==> flow/design.v <==
module interpolation (
    input           clk,
    input           RST,
    input           START,
    input   [5:0]   H0,
    input   [5:0]   V0,
    input   [3:0]   SW,
    input   [3:0]   SH,
    output          REN,
    input   [7:0]   R_DATA,
    output  [11:0]  ADDR,
    output  [7:0]   O_DATA,
    output          O_VALID
);
reg [5:0] reg_H0, reg_H0_next;
reg [5:0] reg_V0, reg_V0_next;
reg [3:0] reg_SW, reg_SW_next;
reg [3:0] reg_SH, reg_SH_next;
reg [11:0] reg_ADDR, reg_ADDR_next;
reg        output_valid, output_valid_next;  
reg        done, done_next;  
assign ADDR = reg_ADDR;
assign REN = 1'b0;
assign O_VALID = output_valid;
reg [9:0] width_sum, width_sum_next;
reg [9:0] height_sum, height_sum_next;
wire [5:0] X_lower, X_upper, Y_lower, Y_upper;
reg [5:0] last_y_row, last_y_row_next;  
reg x_divide, y_divide, x_divide_next, y_divide_next;
assign X_lower = width_sum[9:4];
assign X_upper = x_divide_next ? width_sum[9:4] : width_sum[9:4] + 1;
assign Y_lower = height_sum[9:4];
assign Y_upper = y_divide_next ? height_sum[9:4] : height_sum[9:4] + 1;
wire [5:0] next_X_lower, next_X_upper, next_Y_lower, next_Y_upper;
assign next_X_lower = width_sum_next[9:4];
assign next_X_upper = (width_sum_next[3:0] == 0) ? width_sum_next[9:4] : width_sum_next[9:4] + 1;
assign next_Y_lower = height_sum_next[9:4];
assign next_Y_upper = (height_sum_next[3:0] == 0) ? height_sum_next[9:4] : height_sum_next[9:4] + 1;
reg [3:0] x_ratio, x_ratio_next;  
reg [3:0] y_ratio, y_ratio_next;  
wire [7:0] left_margin, right_margin;
reg [7:0] data_y_lower [0:1];
reg [7:0] data_y_lower_next [0:1];
reg [7:0] data_y_upper [0:1];
reg [7:0] data_y_upper_next [0:1];
reg [4:0] count_cycle, count_cycle_next;
reg [1:0] pre_pre_state, pre_state, state, state_next;
wire pre_pre_state_is_11, pre_pre_state_is_10, pre_pre_state_is_01, pre_pre_state_is_00;
assign pre_pre_state_is_11 = pre_pre_state[1] & pre_pre_state[1];
assign pre_pre_state_is_00 = ~pre_pre_state[1] & ~pre_pre_state[0];
wire [5:0] x_ADDR, y_ADDR;
assign x_ADDR = state[1] ? X_upper : X_lower;
assign y_ADDR = state[0] ? Y_upper : Y_lower;
    Cal_Interpolation cal_inter_left (
        .DATA_1(data_y_lower[0]),
        .DATA_2(data_y_upper[0]),
        .ratio(y_ratio),
        .Out_DATA(left_margin)
    );
    Cal_Interpolation cal_inter_right (
        .DATA_1(data_y_lower[1]),
        .DATA_2(data_y_upper[1]),
        .ratio(y_ratio),
        .Out_DATA(right_margin)
    );
    Cal_Interpolation cal_inter (
        .DATA_1(left_margin),
        .DATA_2(right_margin),
        .ratio(x_ratio),
        .Out_DATA(O_DATA)
    );
always @(*)begin
    count_cycle_next = count_cycle;
    case(state)
        2'b00: begin
            if(y_divide_next | x_divide_next) begin
                state_next = 2'b11;
            end
            else begin
                state_next = 2'b01;
            end
        end
        2'b01: begin
            state_next = 2'b10;
        end
        2'b10: begin
            state_next = 2'b11;
        end
        2'b11: begin
            count_cycle_next = (count_cycle == 5'd16) ? 0 : count_cycle + 1;
            if(X_lower == next_X_lower && Y_upper == next_Y_upper) begin
                state_next = (X_upper == next_X_upper) ? 2'b11 : 2'b01;
            end
            else if(X_upper == next_X_lower) begin
                state_next = 2'b10;
            end
            else begin
                state_next = 2'b00;
            end
        end
    endcase
end
always @(*)begin
    reg_ADDR_next[5:0] = x_ADDR + reg_H0;
    reg_ADDR_next[11:6] = y_ADDR + reg_V0;
    output_valid_next = pre_state[1] & pre_state[0];
end
always @(*)begin
    case(pre_state)
        2'b00: begin
            data_y_lower_next[0] = R_DATA;
            data_y_lower_next[1] = x_divide ? R_DATA : data_y_lower[1];
            data_y_upper_next[0] = y_divide ? R_DATA : data_y_upper[0];
            data_y_upper_next[1] = data_y_upper[1];
        end
        2'b01: begin
            data_y_upper_next[0] = R_DATA;
            data_y_lower_next[0] = data_y_lower[0];
            data_y_lower_next[1] = data_y_lower[1];
            data_y_upper_next[1] = data_y_upper[1];
        end
        2'b10: begin
            data_y_lower_next[1] = R_DATA;
            data_y_lower_next[0] = pre_pre_state_is_11 ? data_y_lower[1] : data_y_lower[0];  
            data_y_upper_next[0] = pre_pre_state_is_11 ? data_y_upper[1] : data_y_upper[0];
            data_y_upper_next[1] = data_y_upper[1];
        end
        2'b11: begin
            data_y_upper_next[1] = R_DATA;
            data_y_lower_next[1] = y_divide ? R_DATA : data_y_lower[1];
            data_y_upper_next[0] = x_divide ? R_DATA : data_y_upper[0];
            data_y_lower_next[0] = y_divide ? data_y_upper[0] :
                                    x_divide ? data_y_lower[1] : data_y_lower[0];
        end
    endcase
end
always @(*)begin
    if(START) begin
        reg_H0_next = H0;
        reg_V0_next = V0;
        reg_SW_next = SW - 1;
        reg_SH_next = SH - 1;
    end
    else begin
        reg_H0_next = reg_H0;
        reg_V0_next = reg_V0;
        reg_SW_next = reg_SW;
        reg_SH_next = reg_SH;
    end
end
always @(*)begin
    if(state == 2'b11) begin
        if(count_cycle == 5'd16) begin
            width_sum_next = 0;
            height_sum_next = height_sum + reg_SH;
        end
        else begin
            width_sum_next = width_sum + reg_SW;
            height_sum_next = height_sum;
        end
    end
    else begin
        width_sum_next = width_sum;
        height_sum_next = height_sum;
    end
    x_divide_next = (width_sum[3:0] == 0);
    y_divide_next = (height_sum[3:0] == 0);
    x_ratio_next = width_sum[3:0];
    y_ratio_next = height_sum[3:0];
    if(height_sum[9:4] == reg_V0_next) begin
        done_next = 0;
    end
    else begin
        done_next = 1;
    end
end
always @(negedge clk) begin
    reg_ADDR <= reg_ADDR_next;
    data_y_lower[0] <= data_y_lower_next[0];
    data_y_lower[1] <= data_y_lower_next[1];
    data_y_upper[0] <= data_y_upper_next[0];
    data_y_upper[1] <= data_y_upper_next[1];
    output_valid <= output_valid_next;
end
always @(posedge clk) begin
    if(RST | START) begin
        width_sum <= 0;
        height_sum <= 0;
        state <= 2'b00;
        pre_state <= 2'b00;
        pre_pre_state <= 2'b00;
        x_divide <= 0;
        y_divide <= 0;
        x_ratio <= 0;
        y_ratio <= 0;
        done <= 1;
        count_cycle <= 0;
    end
    else begin
        width_sum <= width_sum_next;
        height_sum <= height_sum_next;
        state <= state_next;
        pre_state <= state;
        pre_pre_state <= pre_state;
        x_divide <= x_divide_next;
        y_divide <= y_divide_next;
        x_ratio <= x_ratio_next;
        y_ratio <= y_ratio_next;
        done <= done_next;
        count_cycle <= count_cycle_next;
    end
    reg_H0 <= reg_H0_next;
    reg_V0 <= reg_V0_next;
    reg_SW <= reg_SW_next;
    reg_SH <= reg_SH_next;
end
endmodule
module Cal_Interpolation (
    input   [7:0]   DATA_1,
    input   [7:0]   DATA_2,
    input   [3:0]   ratio,
    output  [7:0]   Out_DATA
);
    reg [3:0] flip_ratio;
    wire [7:0] d1_3, d1_2, d1_1, d1_0, d2_3, d2_2, d2_1, d2_0;
    wire [11:0] output_inter;
    assign d1_3 = {8{flip_ratio[3]}} & DATA_1;
    assign d1_2 = {8{flip_ratio[2]}} & DATA_1;
    assign d1_1 = {8{flip_ratio[1]}} & DATA_1;
    assign d1_0 = {8{flip_ratio[0]}} & DATA_1;
    assign d2_3 = {8{ratio[3]}} & DATA_2;
    assign d2_2 = {8{ratio[2]}} & DATA_2;
    assign d2_1 = {8{ratio[1]}} & DATA_2;
    assign d2_0 = {8{ratio[0]}} & DATA_2;
    assign output_inter = {d1_3, 3'b000} + {d1_2, 2'b00} + {d1_1, 1'b0} + d1_0 
                        + {d2_3, 3'b000} + {d2_2, 2'b00} + {d2_1, 1'b0} + d2_0 ;
    assign Out_DATA = (ratio == 4'b0000) ? DATA_1 : output_inter[11:4];
    always @(*)begin
        flip_ratio = ~ratio[3:0] + 1;
    end
endmodule
# [Reports on interpolation]
# Tool output for the design above, in the order of the flow.
# Line numbers count from 1 in the design file above.
# Operators carry their Yosys type and port widths (W data, S select, Z words).
# Not given: -
[setup] design="interpolation" clock_port="clk" library="sky130hd" pvt_corner="tt_025C_1v80"

# [Word-level counts]
# Yosys after proc, flatten, opt, wreduce and memory -nomap, before mapping. Print and check cells are not counted. Equal cells are merged and count once.
[bits] regBits=106 input_bits=31 output_inout_bits=22 elab_cells=145
[op_classes] n_addsub=34 n_eq=17 mux=30 logic=30 n_reduce_logical=14
[ops] cell="$and A8 B8 Y8" n=24
[ops] cell="$mux W8" n=10
[ops] cell="$add A12 B8 Y12" n=6
[ops] cell="$add A12 B9 Y12" n=6
[ops] cell="$pmux W8 S3" n=2
[ops] cell="$mux W10" n=4
[ops] cell="$add A11 B10 Y12" n=3
[ops] cell="$add A12 B10 Y12" n=3
[ops] cell="$add A12 B11 Y12" n=3
[ops] cell="$mux W6" n=6
[ops] cell="$pmux W8 S4" n=1
[ops] cell="$logic_not A4 Y1" n=6
[ops] cell="$add A6 B1 Y6 const B" n=4
[ops] cell="$eq A6 B6 Y1" n=4
[ops] cell="$add A10 B4 Y10" n=2
[ops] cell="$add A6 B6 Y6" n=2
[ops] cell="$ne A2 B2 Y1 const B" n=5
[ops] cell="$mux W5" n=2
[ops] cell="$reduce_and A3 Y1" n=3
[ops] cell="$eq A2 B2 Y1 const B" n=4
[ops] cell="$add A4 B1 Y4 const B" n=2
[ops] cell="$sub A4 B1 Y4 const B" n=2
[ops] cell="$not A4 Y4" n=2
[ops] cell="$pmux W2 S4" n=1
[ops] cell="$mux W2" n=4
[ops] cell="$reduce_or A3 Y1" n=2
[ops] cell="$add A5 B1 Y5 const B" n=1
[ops] cell="$eq A5 B5 Y1 const B" n=1
# Other operator kinds: 7; their cells: 10.

# [Logic depth]
# Longest topological path by Yosys (ltp), each cell counted once; first at word level (registers and memories cut), then after technology mapping (sequential cells cut; the memories' decode and read muxes count).
[logic_depth] ltp_word=20 abc_area=1 ltp_mapped=49 mapped_depth_nobuf=46

# [Netlist]
# Yosys stat after the flow's synthesis: flattened, memories mapped to cells. It holds for the ABC_AREA given above (unset counts as 0); a run with the other value may have another netlist.
[by_type] cell_type="sky130_fd_sc_hd__fa_1" n=133 type_area_um2=2.66E+03
[by_type] cell_type="sky130_fd_sc_hd__edfxtp_1" n=52 type_area_um2=1.56E+03
[by_type] cell_type="sky130_fd_sc_hd__inv_1" n=306 type_area_um2=1.15E+03
[by_type] cell_type="sky130_fd_sc_hd__nand2_1" n=286 type_area_um2=1073.53
[by_type] cell_type="sky130_fd_sc_hd__dfxtp_1" n=53 type_area_um2=1.06E+03
[by_type] cell_type="sky130_fd_sc_hd__ha_1" n=61 type_area_um2=763.232
[by_type] cell_type="sky130_fd_sc_hd__nor2_1" n=143 type_area_um2=536.765
[by_type] cell_type="sky130_fd_sc_hd__nand3_1" n=71 type_area_um2=355.341
[by_type] cell_type="sky130_fd_sc_hd__xor2_1" n=40 type_area_um2=350.336
[by_type] cell_type="sky130_fd_sc_hd__o21ai_0" n=54 type_area_um2=270.259
[by_type] cell_type="sky130_fd_sc_hd__a21oi_1" n=29 type_area_um2=145.139
[by_type] cell_type="sky130_fd_sc_hd__xnor2_1" n=13 type_area_um2=113.859
[by_type] cell_type="sky130_fd_sc_hd__clkbuf_1" n=25 type_area_um2=93.84
[by_type] cell_type="sky130_fd_sc_hd__mux2_2" n=7 type_area_um2=78.826
[by_type] cell_type="sky130_fd_sc_hd__or2_2" n=10 type_area_um2=62.56
[by_type] cell_type="sky130_fd_sc_hd__nand4_1" n=8 type_area_um2=50.048
[by_type] cell_type="sky130_fd_sc_hd__nor3_1" n=10 type_area_um2=50.048
[by_type] cell_type="sky130_fd_sc_hd__a211oi_1" n=5 type_area_um2=37.536
# Not listed: further types 28, cells in them 61.
[mapped] stdcells=1367 synth_area_um2=10849.2 sequential_area_um2=2622.5 flip_flops=105 buf_cells=30

# Design interpolation on sky130hd. What follows are 3 stored runs of the flow, each under its own settings; their order means nothing. The constraints put input and output delay at 20% of the set period each and load the outputs with 0.01 pF.
# "power_total_mw" rests on the timing tool's default activity at the inputs, not on a simulated workload.
run="run A" settings ABC_AREA=1 CAP_MARGIN=10 CELL_PAD_IN_SITES_DETAIL_PLACEMENT=2 CORE_ASPECT_RATIO=0.73 CORE_MARGIN=4 CTS_CLUSTER_DIAMETER=183 GPL_TIMING_DRIVEN=0 HOLD_SLACK_MARGIN=0.03 SLEW_MARGIN=5 period_ns=26.9 CORE_UTILIZATION=40
run="run A" results setup_ws_ns=-1.993 synthesis_area_um2=10849.2 finish.utilization_pct=50.7 power_total_mw=0.4774 dieArea_um2=29854.3
run="run B" settings CELL_PAD_IN_SITES_GLOBAL_PLACEMENT=2 CORE_UTILIZATION=35 CTS_CLUSTER_DIAMETER=279 CTS_CLUSTER_SIZE=87 MAX_ROUTING_LAYER="met5" PLACE_DENSITY_LB_ADDON=0.29 SETUP_SLACK_MARGIN=0.77 SLEW_MARGIN=20 period_ns=18.0 CAP_MARGIN=20 CORE_MARGIN=2
run="run B" results setup_ws_ns=-2.761 synthesis_area_um2=10591.4 finish.utilization_pct=43.4 power_total_mw=0.5889 dieArea_um2=31668.0
run="run C" settings ABC_AREA=0 CAP_MARGIN=40 CELL_PAD_IN_SITES_DETAIL_PLACEMENT=2 CORE_ASPECT_RATIO=1.73 CORE_MARGIN=4 CTS_CLUSTER_DIAMETER=183 CTS_CLUSTER_SIZE=49 GPL_TIMING_DRIVEN=0 PLACE_DENSITY=0.95 SLEW_MARGIN=5 TNS_END_PERCENT=45 period_ns=32.8 CORE_UTILIZATION=40
run="run C" results setup_ws_ns=-0.177 synthesis_area_um2=10591.4 finish.utilization_pct=47.1 power_total_mw=0.3692 dieArea_um2=29244.0
